==> flow/design.v <==
module my_fifo #(
                   parameter DATA_W           = 128      ,         
                   parameter DEPTH            = 16     ,         
                   parameter UPP_TH           = 4      ,         
                   parameter LOW_TH           = 2                
                )
                (
                   input                   clk         ,         
                   input                   rstn        ,         
                   input                   i_wren      ,         
                   input  [DATA_W - 1 : 0] i_wrdata    ,         
                   output                  o_alm_full  ,         
                   output                  o_full      ,         
                   input                   i_rden      ,         
                   output [DATA_W - 1 : 0] o_rddata    ,         
                   output                  o_alm_empty ,         
                   output                  o_empty               
                );
logic [DATA_W - 1        : 0] data_rg [DEPTH] ;         
logic [$clog2(DEPTH) - 1 : 0] wrptr_rg        ;         
logic [$clog2(DEPTH) - 1 : 0] rdptr_rg        ;         
logic [$clog2(DEPTH)     : 0] dcount_rg       ;         
logic                         wren_s          ;         
logic                         rden_s          ;         
logic                         full_s          ;         
logic                         empty_s         ;         
always @ (posedge clk) begin
   if (!rstn) begin      
      for (int i = 0; i < DEPTH; i++) begin
         data_rg[i] <= '0 ;
      end
      wrptr_rg  <= 0              ;
      rdptr_rg  <= 0              ;      
      dcount_rg <= 0              ;
   end
   else begin   
      if (wren_s) begin                          
         data_rg [wrptr_rg] <= i_wrdata ;         
         if (wrptr_rg == DEPTH - 1) begin
            wrptr_rg <= 0               ;         
         end
         else begin
            wrptr_rg <= wrptr_rg + 1    ;         
         end
      end
      if (rden_s) begin         
         if (rdptr_rg == DEPTH - 1) begin
            rdptr_rg <= 0               ;         
         end
         else begin
            rdptr_rg <= rdptr_rg + 1    ;         
         end
      end
      if (wren_s && !rden_s) begin                
         dcount_rg <= dcount_rg + 1 ;
      end                    
      else if (!wren_s && rden_s) begin           
         dcount_rg <= dcount_rg - 1 ;         
      end
   end
end
assign full_s      = (dcount_rg == DEPTH) ? 1'b1 : 0                ; 
assign empty_s     = (dcount_rg == 0    ) ? 1'b1 : 0                ;
assign wren_s      = i_wren & !full_s                               ;  
assign rden_s      = i_rden & !empty_s                              ;
assign o_full      = full_s                          ;
assign o_empty     = empty_s                                        ;
assign o_alm_full  = ((dcount_rg > UPP_TH) ? 1'b1 : 0)              ;
assign o_alm_empty = (dcount_rg < LOW_TH) ? 1'b1 : 0                ;  
assign o_rddata    = data_rg [rdptr_rg]                             ;   
endmodule
From RTL to reports: my_fifo
What the tools print for my_fifo, step after step.
Line numbers count from 1 in the design file above.
Operators carry their Yosys type and port widths (W data, S select, Z words).
Cell names lack the library's common part.
{"block": "setup", "top": "my_fifo", "clk_port": "clk", "cell_library": "sky130hd", "lib_corner": "tt_025C_1v80"}

Word level
Counts by Yosys on the flattened word-level netlist (proc, flatten, opt, wreduce; memories kept). Print and check cells are left out. Cells with the same type and inputs are merged into one.
Memory sizes are those after Yosys's memory passes, which may raise the word count (mostly to a power of two), join words into wider ones and drop unused or constant bits.
{"block": "bits", "wordCells": 40, "romBits": 0, "latchBits": 0, "regBits": 13, "mem_count": 1, "mem_bits_rw": 2048, "inputBits": 132}
{"block": "memory_table", "memory": "data_rg", "size": 16, "width": 128, "line": 19, "rtl": "logic [DATA_W - 1        : 0] data_rg [DEPTH] ;"}
{"block": "op_classes", "n_reduce_logical": 8, "compare": 2, "bitwise": 2, "n_mul": 0, "eq_ne": 3, "div": 0, "muxes": 17, "addsub": 4, "shift": 0}
{"block": "ops", "cell": "$mux W128", "n": 2}
{"block": "ops", "cell": "$mux W4", "n": 6}
{"block": "ops", "cell": "$mux W5", "n": 2}
{"block": "ops", "cell": "$add A4 B1 Y4 const B", "n": 2}
{"block": "ops", "cell": "$eq A4 B4 Y1 const B", "n": 2}
{"block": "ops", "cell": "$mux W1", "n": 7}
{"block": "ops", "cell": "$add A5 B1 Y5 const B", "n": 1}
{"block": "ops", "cell": "$sub A5 B1 Y5 const B", "n": 1}
{"block": "ops", "cell": "$lt A5 B2 Y1 const B", "n": 1}
{"block": "ops", "cell": "$gt A5 B3 Y1 const B", "n": 1}
{"block": "ops", "cell": "$eq A5 B5 Y1 const B", "n": 1}
{"block": "ops", "cell": "$logic_not A5 Y1", "n": 1}
{"block": "ops", "cell": "$logic_not A1 Y1", "n": 4}
{"block": "ops", "cell": "$and A1 B1 Y1", "n": 2}
{"block": "ops", "cell": "$logic_and A1 B1 Y1", "n": 2}
{"block": "ops", "cell": "$reduce_bool A2 Y1", "n": 1}

Logic depth
Yosys ltp: most cells in a row. Word level: on the elaborated netlist, between registers, memories and ports. Mapped: between sequential cells and ports; inverters and the memories' decode and read muxes count.
{"block": "logic_depth", "word_depth": 8, "abc_area": 0, "depth_mapped": 12}

After synthesis
Source: synth_stat.txt of the flow (Yosys; design flattened, memories mapped). It holds for the ABC_AREA given above (unset counts as 0); a run with the other value may have another netlist.
The area totals of this step are shown rounded.
{"block": "synth_totals", "mapped_area_mm2": 0.092, "ffs": 2065, "mapped_cells": 5677}
{"block": "types", "cell_type": "edfxtp_1", "n": 2048, "type_area_um2": 6.15E+04}
{"block": "types", "cell_type": "and2_1", "n": 2051, "type_area_um2": 1.28E+04}
{"block": "types", "cell_type": "mux4_2", "n": 512, "type_area_um2": 1.15E+04}
{"block": "types", "cell_type": "a22oi_1", "n": 216, "type_area_um2": 1.62E+03}
{"block": "types", "cell_type": "clkbuf_1", "n": 323, "type_area_um2": 1.21E+03}
{"block": "types", "cell_type": "buf_4", "n": 100, "type_area_um2": 750.72}
{"block": "types", "cell_type": "nand2_1", "n": 125, "type_area_um2": 469.2}
{"block": "types", "cell_type": "buf_2", "n": 78, "type_area_um2": 390.374}
{"block": "types", "cell_type": "dfxtp_1", "n": 17, "type_area_um2": 340.326}
{"block": "types", "cell_type": "o22ai_1", "n": 40, "type_area_um2": 250.24}
{"block": "types", "cell_type": "nor2_1", "n": 37, "type_area_um2": 138.883}
{"block": "types", "cell_type": "nand2b_1", "n": 22, "type_area_um2": 137.632}
{"block": "types", "cell_type": "buf_6", "n": 10, "type_area_um2": 112.608}
{"block": "types", "cell_type": "ha_1", "n": 9, "type_area_um2": 112.608}
{"block": "types", "cell_type": "nor3_2", "n": 8, "type_area_um2": 80.077}
{"block": "types", "cell_type": "buf_1", "n": 21, "type_area_um2": 78.826}
{"block": "types", "cell_type": "nor4_2", "n": 4, "type_area_um2": 50.048}
{"block": "types", "cell_type": "a21oi_1", "n": 8, "type_area_um2": 40.038}
Not listed: further types 22, cells in them 48.

Worst setup path after synthesis
OpenSTA on the mapped netlist: ideal clock, no wires. The path of least setup slack (recovery checks aside). Input and output delay are each 20% of the period. Register names are those of the netlist, which keeps one name where synthesis merged equal registers.
{"block": "synth_timing", "kind": "input to register", "startpoint": "input rstn", "endpoint": "memory data_rg[2][0]", "t_first_pin_ps": 900, "input_delay_ps": 900, "clock_period_ps": 4500, "slack_ps": -964, "delay_ps": 4564, "path_stages": 5, "arrival_time_ps": 4954, "synth_period_reached_ps": 5464}
"delay_ps" = arrival - input delay + setup time.
"path_stages" counts driving pins, that of a launching flip-flop among them; a cell with two outputs on the path counts twice.
"synth_period_reached_ps" = period - worst setup slack (recovery checks aside). The figure is calculated, with input and output delays left at 20% of the set period.
Between the ends stands the longest chain of elaborated cells between them, by number of cells; it is not shown to be the way that was timed. Of several equally long chains one is given.
A line is the first line of the expression or statement that the cell stems from. Yosys adds cells for indexed reads and writes and turns some case tables into memories.
Only ways into the end's enable, where the timed path ends, are counted here.
{"block": "synth_between", "cell_sequence": "clkbuf_1 nand2_1 nor4_2 buf_2 nand2b_1", "elab_chain_cells": 1, "cells_between": 3, "lines_between": 1}
{"block": "synth_lines", "element": "start, declared", "line": 9, "rtl": "input                   rstn        ,"}
{"block": "synth_lines", "element": "$mux W4", "line": 28, "rtl": "if (!rstn) begin"}
{"block": "synth_lines", "element": "end, declared", "line": 19, "rtl": "logic [DATA_W - 1        : 0] data_rg [DEPTH] ;"}

Path in the finished layout
From the final timing report of flow run A: the path of least setup slack in the routed layout; clock arrival at registers is part of the times.
The path's times are printed in steps of 10 ps; the period is the one set.
{"block": "layout_timing", "kind": "register to output", "startpoint": "register (no name shown)", "endpoint": "output o_rddata[7]", "path_stages": 7, "clock_period_ps": 4490, "out_delay_ps": 900, "arrival_time_ps": 3470, "slack_ps": 130, "t_first_pin_ps": 820}
{"block": "layout_between", "cell_sequence": "dfxtp_4 buf_12 buf_12 mux4_2 a22oi_1 nand2_1 clkdlybuf4s50_1"}
{"block": "layout_lines", "element": "end, declared", "line": 15, "rtl": "output [DATA_W - 1 : 0] o_rddata    ,"}
No chain of elaborated cells between the ends is given.

4 stored runs of my_fifo in the flow (synthesis by Yosys, layout by OpenROAD, sky130hd cells), in arbitrary order. Constraints: input delay and output delay 20% of the set period each, output load 0.01 pF.
"critical_path_time_ps" = time allowed to the worst setup path (clock period - input delay - output delay, where it has them) - its slack; a late launch clock adds to it, a late capture clock takes from it.
"critical_path_time_ps" is known to 10 ps.
The results are shown rounded.

{"run": "flow run A", "settings": { "CAP_MARGIN": 40, "CELL_PAD_IN_SITES_DETAIL_PLACEMENT": 1, "CORE_ASPECT_RATIO": 0.53, "CORE_UTILIZATION": 45, "PLACE_DENSITY_LB_ADDON": 0.04, "period_ns": 4.49, "CORE_MARGIN": 2, "SLEW_MARGIN": 20 }, "results": { "synthArea_mm2": 0.092, "design_die_area_mm2": 0.21, "timing.hold.ws_ps": 550, "worstSetupSlack_ps": 130, "critical_path_time_ps": 3470, "worst_path_kind": "register to output", "timing.setup.tns_ps": 0, "fin_util_pct": 52 }}
{"run": "flow run B", "settings": { "CORE_UTILIZATION": 47, "PLACE_DENSITY": 0.6, "period_ns": 4.44, "CAP_MARGIN": 20, "CORE_MARGIN": 2, "SLEW_MARGIN": 20 }, "results": { "synthArea_mm2": 0.092, "design_die_area_mm2": 0.2, "timing.hold.ws_ps": 490, "worstSetupSlack_ps": 110, "critical_path_time_ps": 3450, "worst_path_kind": "register to output", "timing.setup.tns_ps": 0, "fin_util_pct": 54 }}
{"run": "flow run C", "settings": { "CAP_MARGIN": 20, "CELL_PAD_IN_SITES_DETAIL_PLACEMENT": 1, "CELL_PAD_IN_SITES_GLOBAL_PLACEMENT": 2, "CORE_ASPECT_RATIO": 1.62, "CORE_MARGIN": 9, "CORE_UTILIZATION": 34, "CTS_CLUSTER_DIAMETER": 387, "CTS_CLUSTER_SIZE": 35, "GPL_ROUTABILITY_DRIVEN": 0, "SETUP_SLACK_MARGIN": 1.62, "SLEW_MARGIN": 35, "TNS_END_PERCENT": 40, "period_ns": 7.04 }, "results": { "synthArea_mm2": 0.092, "design_die_area_mm2": 0.29, "timing.hold.ws_ps": 570, "worstSetupSlack_ps": 1800, "critical_path_time_ps": 3840, "worst_path_kind": "register to output", "timing.setup.tns_ps": 0, "fin_util_pct": 38 }}
{"run": "flow run D", "settings": { "CAP_MARGIN": 30, "CELL_PAD_IN_SITES_DETAIL_PLACEMENT": 1, "CORE_ASPECT_RATIO": 1.28, "CORE_MARGIN": 5, "CORE_UTILIZATION": 45, "HOLD_SLACK_MARGIN": -0.09, "MAX_ROUTING_LAYER": "met4", "PLACE_DENSITY_LB_ADDON": 0.07, "period_ns": 3.72, "SLEW_MARGIN": 20 }, "results": { "synthArea_mm2": 0.092, "design_die_area_mm2": 0.21, "timing.hold.ws_ps": 310, "worstSetupSlack_ps": -44, "critical_path_time_ps": 3020, "worst_path_kind": "register to output", "timing.setup.tns_ps": -180, "fin_util_pct": 54 }}
